==> flow/design.v <==
module clk_divider(
    input clk,
    input reset,
    output clk_d
);
    parameter 
		limit = 32'hbaa;  
	 reg [31:0] counter;
	 reg clk_buf;
	 assign clk_d = clk_buf;
    always @ (posedge clk) begin
      if (reset) begin
        counter = 32'h0;
        clk_buf <= 1'b0;
      end
      else begin
        counter = counter + 1;
        if(counter == (limit / 2) ) begin
            clk_buf <= !clk_buf;
            counter = 32'h0;
        end
      end
    end
endmodule
module sinewave_rom_do (
    input [4:0] address,
    output reg [3:0] data
);
    always @ (address) begin
        case (address)
            5'h0: data = 4'h8;
            5'h1: data = 4'h9;
            5'h2: data = 4'hA;
            5'h3: data = 4'hC;
            5'h4: data = 4'hD;
            5'h5: data = 4'hE;
            5'h6: data = 4'hE;
            5'h7: data = 4'hF;
            5'h8: data = 4'hF;
            5'h9: data = 4'hF;
            5'ha: data = 4'hE;
            5'hb: data = 4'hE;
            5'hc: data = 4'hD;
            5'hd: data = 4'hC;
            5'he: data = 4'hA;
            5'hf: data = 4'h9;
            5'h10: data = 4'h7;
            5'h11: data = 4'h6;
            5'h12: data = 4'h5;
            5'h13: data = 4'h3;
            5'h14: data = 4'h2;
            5'h15: data = 4'h1;
            5'h16: data = 4'h1;
            5'h17: data = 4'h0;
            5'h18: data = 4'h0;
            5'h19: data = 4'h0;
            5'h1a: data = 4'h1;
            5'h1b: data = 4'h1;
            5'h1c: data = 4'h2;
            5'h1d: data = 4'h3;
            5'h1e: data = 4'h5;
            5'h1f: data = 4'h6;
            default: data = 4'hX;
        endcase
    end
endmodule
`timescale 1ns / 1ps
module Paddle(
    input btn_left,
    input btn_right,
    input reset,
    input clk,
    input tick,
    output [9:0] pos
    );
	reg [9:0] position;
	assign pos = position;
	always @ (posedge clk) begin
		if(reset)begin
			position <= 10'd270;  
		end
		else if(tick) begin
		if(btn_left && position > 10)begin
			position <= position - 10;
		end
		else if (btn_right && position < 640 - 100 - 10)begin
			position <= position + 10;
		end
		end
	end
endmodule
`timescale 1ns / 1ps
module ball(
	input [9:0] paddle_x,
   	input reset,
   	input start,
   	input clk,
	input tick,
  	output [9:0] x_out,
   	output [9:0] y_out,
	output erase_enable,
	output [5:0] e_pos,
	output reg [2:0] play_sound1,
	output reg [1:0] active_data
   	);
	parameter
		SCREEN_W = 640,
		SCREEN_H = 480,
		BALL_SIZE = 7,
		BLOCK_SPACING_X = 10'd40,
		BLOCK_SPACING_Y = 10'd20,
		FIRST_ROW_Y = 10'd40,
		SECOND_ROW_Y = 10'd90,		
		THIRD_ROW_Y = 10'd140,
		FOURTH_ROW_Y = 10'd190,
		FIFTH_ROW_Y = 10'd240,
		BLOCK_WIDTH = 10'd80,
		BLOCK_HEIGHT = 10'd30;
	reg [9:0] ball_x;	
	reg [9:0] ball_y;
	reg signed [9:0] ball_dx;
	reg signed [9:0] ball_dy;
	reg [9:0] ball_x_q;
	reg [9:0] ball_y_q;
	reg erase_e_q;
	reg [5:0] erase_pos_q;
	reg [2:0] snd;
	reg [1:0] adata;
	assign x_out = ball_x_q;
	assign y_out = ball_y_q;
	reg erase_e;
	reg [5:0] erase_pos;
	reg [5:0] address;
	reg win;
	reg [1:0] active [24:0];
	reg [9:0] temp1;
	reg [9:0] temp2;
	reg [5:0] i;
	reg start_movement;
	assign e_pos = erase_pos_q;
	assign erase_enable = erase_e_q;
	always @ (posedge clk) begin
		ball_x = ball_x_q;
		ball_y = ball_y_q;
		erase_e = erase_e_q;
		erase_pos = erase_pos_q;
		snd = play_sound1;
		adata = active_data;
		if(reset)begin
			ball_x = 10'd270;
			ball_y = 10'd440 - BALL_SIZE;
			ball_dx = -10'd1;
			ball_dy = -10'd1;
			start_movement = 0;
			erase_e = 0;
			address = 6'd0;
			snd = 3'b000;
			for (i = 0; i < 20; i = i + 1) begin
				active[i] = 0;			
			end
		end
		else if(tick) begin
		erase_e = 0;
		if(start)
			start_movement = 1;
		if(!start_movement)begin
			ball_x = paddle_x + BALL_SIZE + 10'd40;
		end
		if(start_movement)begin
			if((ball_x) <= 0 || ball_x >= SCREEN_W - BALL_SIZE)  
			begin
				ball_dx = ball_dx * -1;
			end
			if(ball_y <= 1)  
			begin
				snd = 3'b001;
				ball_dy = ball_dy * -1;
			end
			if(ball_y > SCREEN_H - BALL_SIZE)  
			begin
				snd = 3'b100;
				ball_dy = 0;
			end	
			address = address + 10'd1;
			if(address >= 10'd10)
				address = 10'd0;
				if (address<5) begin
					temp1 = FIRST_ROW_Y;	
					temp2 = BLOCK_SPACING_X + (BLOCK_WIDTH + BLOCK_SPACING_X) *address;			
				end
				else if (address < 10) begin
					temp1 = SECOND_ROW_Y;
					temp2 = BLOCK_SPACING_X + (BLOCK_WIDTH + BLOCK_SPACING_X) *(address-5);
				end
				if(active[address] < 3) begin
					if(
						(ball_y >= temp1  && ball_y <= (temp1 + BLOCK_HEIGHT) )  && 
						(( (ball_x + BALL_SIZE) >= (temp2) && (ball_x - BALL_SIZE) <= temp2 ) 
							||	
							( (ball_x + BALL_SIZE) >= (temp2 + BLOCK_WIDTH) && (ball_x - BALL_SIZE) <= (temp2 + BLOCK_WIDTH) )
							)
					) begin
						erase_e = 1;
						erase_pos = address;
						ball_dx = ball_dx * -1;
						active[address] = active[address] + 1;
						snd = active[address];
						adata = active[address];
					end
					else if ( (ball_x >= temp2 && ball_x <= (temp2 + BLOCK_WIDTH)) && 
					(( (ball_y + BALL_SIZE) >= (temp1) && (ball_y - BALL_SIZE) <= temp1 ) || 
						( (ball_y + BALL_SIZE) >= (temp1 + BLOCK_HEIGHT) && (ball_y - BALL_SIZE) <= (temp1 + BLOCK_HEIGHT) )
					))
					begin
						erase_e = 1;
						erase_pos = address;
						ball_dy = ball_dy * -1;
						active[address] = active[address] + 1;
						snd = active[address];
						adata = active[address];
					end
				end
				if (address<5) begin
					temp1 = THIRD_ROW_Y;	
					temp2 = BLOCK_SPACING_X + (BLOCK_WIDTH + BLOCK_SPACING_X) *(address);			
				end
				else if (address < 10) begin
					temp1 = FOURTH_ROW_Y;
					temp2 = BLOCK_SPACING_X + (BLOCK_WIDTH + BLOCK_SPACING_X) *(address-5);
				end
				if(active[address + 10'd10] < 3) begin
					if(
						(ball_y >= temp1  && ball_y <= (temp1 + BLOCK_HEIGHT) )  && 
						(( (ball_x + BALL_SIZE) >= (temp2) && (ball_x - BALL_SIZE) <= temp2 ) 
							||	
							( (ball_x + BALL_SIZE) >= (temp2 + BLOCK_WIDTH) && (ball_x - BALL_SIZE) <= (temp2 + BLOCK_WIDTH) )
							)
					) begin
						erase_e = 1;
						erase_pos = address + 10'd10;
						ball_dx = ball_dx * -1;
						active[address + 10'd10] = active[address + 10'd10] + 1;
						snd = active[address + 10'd10];
						adata = active[address + 10'd10];
					end
					else if ( (ball_x >= temp2 && ball_x <= (temp2 + BLOCK_WIDTH)) && 
					(( (ball_y + BALL_SIZE) >= (temp1) && (ball_y - BALL_SIZE) <= temp1 ) || 
						( (ball_y + BALL_SIZE) >= (temp1 + BLOCK_HEIGHT) && (ball_y - BALL_SIZE) <= (temp1 + BLOCK_HEIGHT) )
					))
					begin
						erase_e = 1;
						erase_pos = address + 10'd10;
						ball_dy = ball_dy * -1;
						active[address + 10'd10] = active[address + 10'd10] + 1;
						snd = active[address + 10'd10];
						adata = active[address + 10'd10];
					end
				end
			win = 1;
			for (i = 0; i < 20; i = i + 1) begin
					if (active[i] < 3)
						win = 0;
			end
			if( ball_dy > 0 && (ball_x > paddle_x && ball_x < (paddle_x + 100)) && ( ( (ball_y + BALL_SIZE) >= 10'd439 && (ball_y - BALL_SIZE) < 10'd440) ) )  
			begin
				ball_dy = ball_dy * -1;
				snd = 3'b100;
				if ((ball_x < paddle_x + 25 || ball_x > paddle_x + 75) && (ball_dx == 1 || ball_dx == -1)) begin
					ball_dx = ball_dx * 2;
				end
				else if (ball_dx == 2) begin
					ball_dx = 1;
				end
				else if (ball_dx == -2) begin
					ball_dx = -1;
				end
			end
			if (win) begin
				ball_dx = 10'd0;
				ball_dy = 10'd0;
			end
			ball_x = ball_x + ball_dx;
			ball_y = ball_y + ball_dy;
		end
		end
		ball_x_q <= ball_x;
		ball_y_q <= ball_y;
		erase_e_q <= erase_e;
		erase_pos_q <= erase_pos;
		play_sound1 <= snd;
		active_data <= adata;
	end
endmodule
`timescale 1ns / 1ps
module VGA(
   input clk,
   output reg [5:0] RGB,
   output reg hsync,
   output reg vsync,
	output [9:0] hor_count,
	output [9:0] ver_count,
	input [2:0] rgb_in,
	input [9:0] paddle_pos,
	input [9:0] ball_x,
	input [9:0] ball_y,
	input reset,
	input active_write_enable,
	input [5:0] active_position,
	input [1:0] active_data
);
	parameter
		BALL_SIZE = 7,
		BLOCK_SPACING_X = 10'd40,
		BLOCK_WIDTH = 10'd80,
		BLOCK_HEIGHT = 10'd30,
		FIRST_ROW_Y = 10'd40,
		SECOND_ROW_Y = 10'd90,		
		THIRD_ROW_Y = 10'd140,
		FOURTH_ROW_Y = 10'd190,
		FIFTH_ROW_Y = 10'd240;
	reg [9:0] hcount;
	reg [9:0] vcount;
	assign hor_count = hcount;
	assign ver_count = vcount;
	reg [9:0] data_x [19:0];
	reg [9:0] data_y [19:0];
	reg [2:0] active [19:0];
	reg [4:0] i;
	reg [4:0] j;
	reg [5:0] block_colors [24:0];
	always @ (posedge clk) begin
		if(active_write_enable)
			active[active_position] <= active_data;
		if (reset) begin
			for (i = 0; i < 20; i = i + 1) begin
				if(i < 5) begin
					data_x[i] <= BLOCK_SPACING_X + (BLOCK_SPACING_X + BLOCK_WIDTH) * i;
					data_y[i] <= FIRST_ROW_Y;
					block_colors[i] <= 6'b001001;
					active[i] <= 0;
				end
				else if (i < 10) begin
					data_x[i] <= BLOCK_SPACING_X + ((BLOCK_SPACING_X + BLOCK_WIDTH) * (i-5));
					data_y[i] <= SECOND_ROW_Y;					
					block_colors[i] <= 6'b110101;
					active[i] <= 0;
				end
				else if (i < 15) begin
					data_x[i] <= BLOCK_SPACING_X + ((BLOCK_SPACING_X + BLOCK_WIDTH) * (i-10));
					data_y[i] <= THIRD_ROW_Y;					
					block_colors[i] <= 6'b011111;
					active[i] <= 0;
				end
				else if (i < 20) begin
					data_x[i] <= BLOCK_SPACING_X + ((BLOCK_SPACING_X + BLOCK_WIDTH) * (i-15));
					data_y[i] <= FOURTH_ROW_Y;					
					block_colors[i] <= 6'b100101;
					active[i] <= 0;
				end
				else if (i < 25) begin
					data_x[i] <= BLOCK_SPACING_X + ((BLOCK_SPACING_X + BLOCK_WIDTH) * (i-20));
					data_y[i] <= FIFTH_ROW_Y;					
					block_colors[i] <= 6'b000010;
					active[i] <= 0;
				end
			end
		end
	end
    always @ ( posedge clk)
    begin 
      if (reset) begin
        hcount = 0;
        vcount = 0;
        hsync = 1;
        vsync = 1;
        RGB = 6'b000;
      end
      else begin
      if (hcount == 799) begin
            hcount = 0;
            if (vcount == 524) begin
                vcount = 0;
				end
            else begin
                vcount = vcount + 1;
            end
			end
        else begin
            hcount = hcount + 1;
        end
        if (vcount >= 490 && vcount < 492) begin
            vsync = 0;
        end
        else begin
            vsync = 1;
        end
        if (hcount >= 656 && hcount < 752) begin
            hsync = 0;
        end
        else begin
            hsync = 1;
        end
        if (hcount < 640 && vcount < 480) begin
            RGB = 6'b000; 
        		if(vcount >= ball_y && vcount <= (ball_y + BALL_SIZE) 
        			&& hcount >= ball_x && hcount <= (ball_x + BALL_SIZE) )
        			RGB = 6'b111000; 
				if(vcount > 440 && vcount < 450 && 
					hcount > paddle_pos && hcount < paddle_pos + 100)begin 
					RGB = 6'b100001; 
				end
				else begin
				for (j = 0; j < 20; j = j + 1) begin
						if(active[j] != 2'b11 && (vcount >= data_y[j] && vcount <= (data_y[j] + BLOCK_HEIGHT)) 
							&& hcount >= data_x[j] && hcount <= (data_x[j] + BLOCK_WIDTH))
						begin
							RGB = block_colors[j] + active[j] + 6'b000001;
						end
				end
				end
        end
        else begin
            RGB = 6'b000;
        end
      end
    end
endmodule
`timescale 1ns / 1ps
module breakout(
		input clk,
		input reset_button,
		input start_button,
		input left_button,
		input right_button,
		input ball_tick,
		input paddle_tick,
		output [5:0] RGB,
		output hsync,
		output vsync,
		output [3:0] tono
    );
	wire [5:0] rgb;
	wire hs;
	wire vs;
	wire [9:0] hcount; 
	wire [9:0] vcount;
	wire [9:0] paddle_pos;
	wire [9:0] ball_x;
	wire [9:0] ball_y;
	wire erase_enable;
	wire [5:0] erase_pos;	
	Paddle pd(left_button, right_button, reset_button, clk, paddle_tick, paddle_pos);
	wire [2:0] data;
	wire [2:0] play_sound1;
	wire [1:0] active_data;
	ball bola(paddle_pos, reset_button, start_button, clk, ball_tick, ball_x, ball_y, erase_enable, erase_pos, play_sound1, active_data);
	assign data = 3'b000;
	VGA vga(clk, rgb, hs, vs, hcount, vcount, data, paddle_pos, ball_x, ball_y, reset_button, erase_enable, erase_pos, active_data);
	assign RGB = rgb;
	assign hsync = hs;
	assign vsync = vs;
	wire clk_out_do;
	wire clk_out_re;
	wire clk_out_mi;
	wire clk_out_sol;
	clk_divider #(.limit(32'hBAA)) clk_do (
			.clk(clk),
			.reset(reset_button),
			.clk_d(clk_out_do)
	);
	clk_divider #(.limit(32'hA64)) clk_re (
			.clk(clk),
			.reset(reset_button),
			.clk_d(clk_out_re)
	);
	clk_divider #(.limit(32'h941)) clk_mi (
			.clk(clk),
			.reset(reset_button),
			.clk_d(clk_out_mi)
	);
	clk_divider #(.limit(32'h7C9)) clk_sol ( 
			.clk(clk),
			.reset(reset_button),
			.clk_d(clk_out_sol)
	);
	reg [4:0] address_audio;
	reg temp;
	reg temp_prev;
	sinewave_rom_do rom_tono(address_audio, tono);
	always @(posedge clk) 
	begin
		if (reset_button)
			address_audio <= 5'd0;
		else if (temp && !temp_prev)
			address_audio <= address_audio + 1;
	end	
	always @ (posedge clk) begin
		if (reset_button) begin
			temp <= 0;
			temp_prev <= 0;
		end
		else begin
			temp_prev <= temp;
			case(play_sound1)
				3'b001: temp <= clk_out_do;
				3'b010: temp <= clk_out_re;
				3'b011: temp <= clk_out_mi;
				3'b100: temp <= clk_out_sol;
				default: temp <= 0;
			endcase
		end
	end
endmodule
Tool chain data of breakout
Tool output for the design above, in the order of the flow. Lines are those of the file above, counted from 1. Not given: -

Top: breakout. Clock port: clk. Cell library: sky130hd. Timing corner: tt_025C_1v80.

Elaborated design
Yosys after proc, flatten, opt, wreduce and memory -nomap, before mapping. Print and check cells are not counted. Yosys's memory passes give these memory sizes; they may raise the number of words (mostly to a power of two), join words into wider ones and drop unused or constant bits.

Bits in read-only memories: 128. For flip-flop bits (word level) the number is 306. Under memory bits (writable) stands 96. Under output and inout port bits stands 12. The figure for memories is 2. Under bits of input ports stands 7.

Memories: (no name shown) (words 32, bits a word 4, RTL line 30) `case (address)`; vga.active (words 32, bits a word 3, RTL line 327) `reg [2:0] active [19:0];`.

Under $mul stands 2. The entry for order comparisons reads 94. The figure for reductions and logical operators is 121. The entry for bitwise logic cells reads 2. For equal/unequal tests the number is 82. The figure for add/sub/neg operators is 85. The figure for muxes and demuxes is 511.

Operators by type and width (count): two-way mux 10 bit (75); two-way mux 2 bit (344); case mux 2 bit (select 25 bit) (6); two-way mux 6 bit (35); adder 32 x 1 -> 32 bit (second input constant) (4); >= comparator 32 x 10 -> 1 bit (4); <= comparator 32 x 10 -> 1 bit (4); >= comparator 32 bit (4); <= comparator 32 bit (4); multiplier 4 x 32 -> 7 bit (first input constant) (1); adder 6 x 1 -> 6 bit (second input constant) (21); logical AND 1 bit (97); < comparator 10 x 32 -> 1 bit (3); == test 32 x 11 -> 1 bit (second input constant) (3); == test 5 bit (second input constant) (18); == test 5 x 4 -> 1 bit (second input constant) (16); negator 10 bit (7); <= comparator 10 x 32 -> 1 bit (2); >= comparator 10 bit (6); inequality test 3 x 2 -> 1 bit (second input constant) (20); adder 6 x 3 -> 6 bit (first input constant) (10); adder 10 x 7 -> 11 bit (second input constant) (4); < comparator 2 bit (second input constant) (22); <= comparator 10 bit (4); == test 5 x 3 -> 1 bit (second input constant) (8); two-way mux 1 bit (37); adder 10 x 3 -> 11 bit (second input constant) (3); adder 10 x 5 -> 11 bit (second input constant) (3).

Not listed: further kinds 61, cells in them 132.

Logic depth
Longest topological path by Yosys (ltp), each cell counted once; first at word level (registers and memories cut), then after technology mapping (sequential cells cut; the memories' decode and read muxes count).

Under depth in word-level cells stands 76. The figure for ABC_AREA is 0. For depth in mapped cells the number is 74.

Netlist
Source: synth_stat.txt of the flow (Yosys; design flattened, memories mapped). It holds for the ABC_AREA given above (unset counts as 0); a run with the other value may have another netlist. Totals and module areas in this step are rounded.

Cells by type: sky130_fd_sc_hd__dfxtp_1 (count 319, area in all 6.39E+03 µm²); sky130_fd_sc_hd__ha_1 (count 387, area in all 4.84E+03 µm²); sky130_fd_sc_hd__nor2_1 (count 512, area in all 1.92E+03 µm²); sky130_fd_sc_hd__xnor2_1 (count 190, area in all 1.66E+03 µm²); sky130_fd_sc_hd__nand2_1 (count 421, area in all 1.58E+03 µm²); sky130_fd_sc_hd__a21oi_1 (count 308, area in all 1.54E+03 µm²); sky130_fd_sc_hd__xor2_1 (count 125, area in all 1094.8 µm²); sky130_fd_sc_hd__nand3_1 (count 188, area in all 940.902 µm²); sky130_fd_sc_hd__o21ai_0 (count 187, area in all 935.898 µm²); sky130_fd_sc_hd__edfxtp_1 (count 27, area in all 810.778 µm²); sky130_fd_sc_hd__inv_1 (count 167, area in all 626.851 µm²); sky130_fd_sc_hd__nor3_1 (count 125, area in all 625.6 µm²); sky130_fd_sc_hd__clkbuf_1 (count 148, area in all 555.533 µm²); sky130_fd_sc_hd__o21a_1 (count 59, area in all 442.925 µm²); sky130_fd_sc_hd__nand4_1 (count 68, area in all 425.408 µm²); sky130_fd_sc_hd__a211oi_1 (count 54, area in all 405.389 µm²); sky130_fd_sc_hd__o211ai_1 (count 54, area in all 405.389 µm²); sky130_fd_sc_hd__a31oi_1 (count 64, area in all 400.384 µm²).

Not listed: further types 99, cells in them 887.

For cells in the netlist the number is 4290. Under flip-flop cells stands 346. The entry for mapped area reads 32760 µm². For sequential part of the area the number is 7197 µm². The entry for buffer cells reads 185.

By module: a second synthesis without flattening, with its own total; a netlist apart from the flattened one above.

Cells (unflattened synthesis): 4635. The figure for area total of the unflattened synthesis is 35630 µm².

Each row is one instance without its submodules.

Modules: ball (area 19800 µm², cells 2653, times used 1); VGA (area 6390 µm², cells 855, times used 1); clk_divider (limit=1993) (area 2140 µm², cells 241, times used 1); clk_divider (limit=2660) (area 2136 µm², cells 262, times used 1); clk_divider (limit=2986) (area 1994 µm², cells 245, times used 1); clk_divider (limit=2369) (area 1909 µm², cells 238, times used 1); Paddle (area 744.5 µm², cells 85, times used 1); breakout (area 329.1 µm², cells 34, times used 1); sinewave_rom_do (area 186.4 µm², cells 22, times used 1).

Worst setup path after synthesis
OpenSTA on the mapped netlist: ideal clock, no wires. The path of least setup slack (recovery checks aside). Input and output delay are each 20% of the period. Register names are those of the netlist, which keeps one name where synthesis merged equal registers.

Path type: input port to flip-flop. From: in start_button. To: reg bola.ball_x_q[9]. Under launch time at the first pin stands 8000 ps. The figure for required time is 39922 ps. The figure for stages on the path is 55. The entry for input delay reads 8000 ps. The figure for delay of the path is 10249 ps. The figure for period is 40000 ps. Under data arrival time stands 18171 ps. The entry for buffers on the path reads 7. The figure for path slack is 21752 ps. For period reached after synthesis the number is 18248 ps.

"delay of the path" = arrival - input delay + setup time. "stages on the path": output pins that drive a net of the path, with the launching flip-flop's if there is one; two outputs of one cell count as two. "period reached after synthesis" is the clock period less the worst setup slack; recovery checks do not enter. This is arithmetic on one report: input and output delays are still those of the set period (20% each). Between the ends stands the longest chain of elaborated cells between them, by number of cells; it is not shown to be the way that was timed. Of several equally long chains one is given. A line is the first line of the expression or statement that the cell stems from. Yosys adds cells for indexed reads and writes and turns some case tables into memories.

Path through: sky130_fd_sc_hd__or2_2 -> sky130_fd_sc_hd__clkbuf_1 -> sky130_fd_sc_hd__clkbuf_1 -> sky130_fd_sc_hd__a21oi_1 -> sky130_fd_sc_hd__inv_1 -> sky130_fd_sc_hd__ha_1 -> sky130_fd_sc_hd__inv_1 -> sky130_fd_sc_hd__o21ai_0 -> sky130_fd_sc_hd__a21oi_1 -> sky130_fd_sc_hd__xor2_1 -> sky130_fd_sc_hd__ha_1 -> sky130_fd_sc_hd__a211oi_1 -> sky130_fd_sc_hd__a21oi_1 -> sky130_fd_sc_hd__o21a_1 -> sky130_fd_sc_hd__nor3_1 -> sky130_fd_sc_hd__a31oi_1 -> sky130_fd_sc_hd__nor3_1 -> sky130_fd_sc_hd__nor2_1 -> (+19 left out) -> sky130_fd_sc_hd__nand4_1 -> sky130_fd_sc_hd__or4b_4 -> sky130_fd_sc_hd__a211oi_4 -> sky130_fd_sc_hd__nor2_1 -> sky130_fd_sc_hd__nor2_1 -> sky130_fd_sc_hd__ha_1 -> sky130_fd_sc_hd__a21o_1 -> sky130_fd_sc_hd__a21o_1 -> sky130_fd_sc_hd__a21o_1 -> sky130_fd_sc_hd__a21oi_1 -> sky130_fd_sc_hd__nor2b_1 -> sky130_fd_sc_hd__o21a_1 -> sky130_fd_sc_hd__o21ai_0 -> sky130_fd_sc_hd__nand2b_1 -> sky130_fd_sc_hd__a21oi_1 -> sky130_fd_sc_hd__nor3_1 -> sky130_fd_sc_hd__mux2_2 -> sky130_fd_sc_hd__nor3_1. For length of the longest elaborated chain the number is 76.

Ends and longest elaborated chain, post-synthesis: start: declaration (RTL line 432) `input start_button,`; two-way mux 1 bit (RTL line 164) `if(start)`; two-way mux 1 bit (RTL line 162) `else if(tick) begin`; two-way mux 1 bit (RTL line 149) `if(reset)begin`; two-way mux 6 bit (RTL line 169) `if(start_movement)begin`; two-way mux 6 bit (RTL line 162); two-way mux 6 bit (RTL line 149); subtractor 6 x 3 -> 7 bit (RTL line 193) `temp2 = BLOCK_SPACING_X + (BLOCK_WIDTH + BLOCK_SPACING_X) *(address-5);`; (+62 left out); two-way mux 1 bit (RTL line 149); two-way mux 10 bit (RTL line 278) `if (win) begin`; two-way mux 10 bit (RTL line 169); two-way mux 10 bit (RTL line 162); two-way mux 10 bit (RTL line 149); adder 10 bit (RTL line 282) `ball_x = ball_x + ball_dx;`; two-way mux 10 bit (RTL line 169); end: assignment (RTL line 286) `ball_x_q <= ball_x;`; end: declaration (RTL line 123) `reg [9:0] ball_x_q;`.

Path in the finished layout
From the final timing report of run 2: the path of least setup slack in the routed layout; clock arrival at registers is part of the times. The path's times are printed in steps of 10 ps; the period is the one set.

Path type: flip-flop to flip-flop. From: reg bola.address[0]. To: reg bola.ball_x_q[9]. Under data arrival time stands 18750 ps. The figure for stages on the path is 66. The entry for buffers on the path reads 1. The figure for period is 23400 ps. The figure for required time is 23900 ps. Under launch time at the first pin stands 600 ps. The figure for path slack is 5150 ps.

Between the ends stands the longest chain of elaborated cells between them, by number of cells; it is not shown to be the way that was timed. Of several equally long chains one is given. A register here has more assigning lines than the two given.

Path through: sky130_fd_sc_hd__dfxtp_1 -> sky130_fd_sc_hd__ha_1 -> sky130_fd_sc_hd__xor2_1 -> sky130_fd_sc_hd__o21ai_0 -> sky130_fd_sc_hd__nand2_1 -> sky130_fd_sc_hd__ha_1 -> sky130_fd_sc_hd__or4b_2 -> sky130_fd_sc_hd__o311ai_2 -> sky130_fd_sc_hd__nor4_2 -> sky130_fd_sc_hd__xor2_1 -> sky130_fd_sc_hd__ha_1 -> sky130_fd_sc_hd__inv_1 -> sky130_fd_sc_hd__fa_1 -> sky130_fd_sc_hd__inv_1 -> sky130_fd_sc_hd__ha_1 -> sky130_fd_sc_hd__nor2_1 -> sky130_fd_sc_hd__a21oi_1 -> sky130_fd_sc_hd__xor2_1 -> (+30 left out) -> sky130_fd_sc_hd__a311oi_1 -> sky130_fd_sc_hd__a41o_1 -> sky130_fd_sc_hd__nor4_1 -> sky130_fd_sc_hd__or2_2 -> sky130_fd_sc_hd__nor2_1 -> sky130_fd_sc_hd__ha_1 -> sky130_fd_sc_hd__a21o_1 -> sky130_fd_sc_hd__a21o_1 -> sky130_fd_sc_hd__a21o_1 -> sky130_fd_sc_hd__a21oi_1 -> sky130_fd_sc_hd__nor2b_1 -> sky130_fd_sc_hd__o21a_1 -> sky130_fd_sc_hd__o21ai_0 -> sky130_fd_sc_hd__nand2b_1 -> sky130_fd_sc_hd__a21oi_1 -> sky130_fd_sc_hd__nor3_1 -> sky130_fd_sc_hd__mux2_2 -> sky130_fd_sc_hd__nor3_1. For length of the longest elaborated chain the number is 76.

Ends and longest elaborated chain, post-layout: start: declaration (RTL line 133) `reg [5:0] address;`; start: assignment (RTL line 156) `address = 6'd0;`; start: assignment (RTL line 184) `address = address + 10'd1;`; adder 6 x 1 -> 6 bit (RTL line 184); >= comparator 6 x 4 -> 1 bit (RTL line 185) `if(address >= 10'd10)`; two-way mux 6 bit (RTL line 185); two-way mux 6 bit (RTL line 169) `if(start_movement)begin`; two-way mux 6 bit (RTL line 162) `else if(tick) begin`; two-way mux 6 bit (RTL line 149) `if(reset)begin`; subtractor 6 x 3 -> 7 bit (RTL line 193) `temp2 = BLOCK_SPACING_X + (BLOCK_WIDTH + BLOCK_SPACING_X) *(address-5);`; (+62 left out); two-way mux 1 bit (RTL line 149); two-way mux 10 bit (RTL line 278) `if (win) begin`; two-way mux 10 bit (RTL line 169); two-way mux 10 bit (RTL line 162); two-way mux 10 bit (RTL line 149); adder 10 bit (RTL line 282) `ball_x = ball_x + ball_dx;`; two-way mux 10 bit (RTL line 169); end: assignment (RTL line 286) `ball_x_q <= ball_x;`; end: declaration (RTL line 123) `reg [9:0] ball_x_q;`.

==> results <==
Measured data: module breakout, platform sky130hd, 6 stored runs of the flow under differing settings, order arbitrary. Input and output delays are each 20% of the period that was set; the output load is 0.01 pF. By "total power after layout" is meant OpenSTA's value without simulated activity: inputs other than the clock are taken to toggle once in ten clock periods, and the tool carries that through the logic. Measured values are rounded.

Run 1 has these settings: CAP_MARGIN 10; CELL_PAD_IN_SITES_DETAIL_PLACEMENT 2; CELL_PAD_IN_SITES_GLOBAL_PLACEMENT 0; CORE_UTILIZATION 53; CTS_CLUSTER_SIZE 62; GPL_ROUTABILITY_DRIVEN 1; HOLD_SLACK_MARGIN -0.07; PLACE_DENSITY 0.71; TNS_END_PERCENT 25; period_ns 19.2; CORE_MARGIN 2; SLEW_MARGIN 20. Outcome: not finished: placement ended with error DPL-0033.

Run 2 has these settings: CORE_UTILIZATION 40; period_ns 23.4; CAP_MARGIN 20; CORE_MARGIN 2; SLEW_MARGIN 20. The measured utilization after layout is 43.7%. The setup total negative slack stands at 0 ps. The worst slack on setup checks stands at 5150 ps. The measured total power after layout is 0.003635 W. The area of the synthesized netlist reads 32760 µm². The smallest hold slack reads 432 ps. For the area of the die the run shows 84200 µm².

Run 3 has these settings: ABC_AREA 0; CAP_MARGIN 40; CELL_PAD_IN_SITES_GLOBAL_PLACEMENT 3; CORE_MARGIN 9; CORE_UTILIZATION 64; GPL_TIMING_DRIVEN 0; MIN_ROUTING_LAYER met2; PLACE_DENSITY_LB_ADDON 0.28; SETUP_SLACK_MARGIN 0.69; period_ns 12.9; SLEW_MARGIN 20. Outcome: not finished: placement ended with error FLW-0024.

Run 4 has these settings: CORE_UTILIZATION 40; period_ns 40.0; CAP_MARGIN 20; CORE_MARGIN 2; SLEW_MARGIN 20. For the area of the die the run shows 84200 µm². The measured total power after layout is 0.002147 W. The worst slack on setup checks stands at 18400 ps. The setup total negative slack stands at 0 ps. The smallest hold slack reads 453 ps. The area of the synthesized netlist reads 32760 µm². The measured utilization after layout is 43.9%.

Run 5 has these settings: CORE_MARGIN 4; CORE_UTILIZATION 56; CTS_CLUSTER_SIZE 72; GPL_ROUTABILITY_DRIVEN 0; GPL_TIMING_DRIVEN 0; MIN_ROUTING_LAYER met2; SETUP_SLACK_MARGIN 1.11; period_ns 14.9; CAP_MARGIN 20; SLEW_MARGIN 20. Outcome: not finished: routing ended with error GRT-0116.

Run 6 has these settings: ABC_AREA 0; CELL_PAD_IN_SITES_DETAIL_PLACEMENT 2; CORE_ASPECT_RATIO 0.63; CORE_MARGIN 8; CORE_UTILIZATION 47; CTS_CLUSTER_DIAMETER 158; GPL_TIMING_DRIVEN 1; MIN_ROUTING_LAYER met1; PLACE_DENSITY_LB_ADDON 0.25; SLEW_MARGIN 5; period_ns 29.8; CAP_MARGIN 20. Outcome: not finished: placement ended with error DPL-0033.
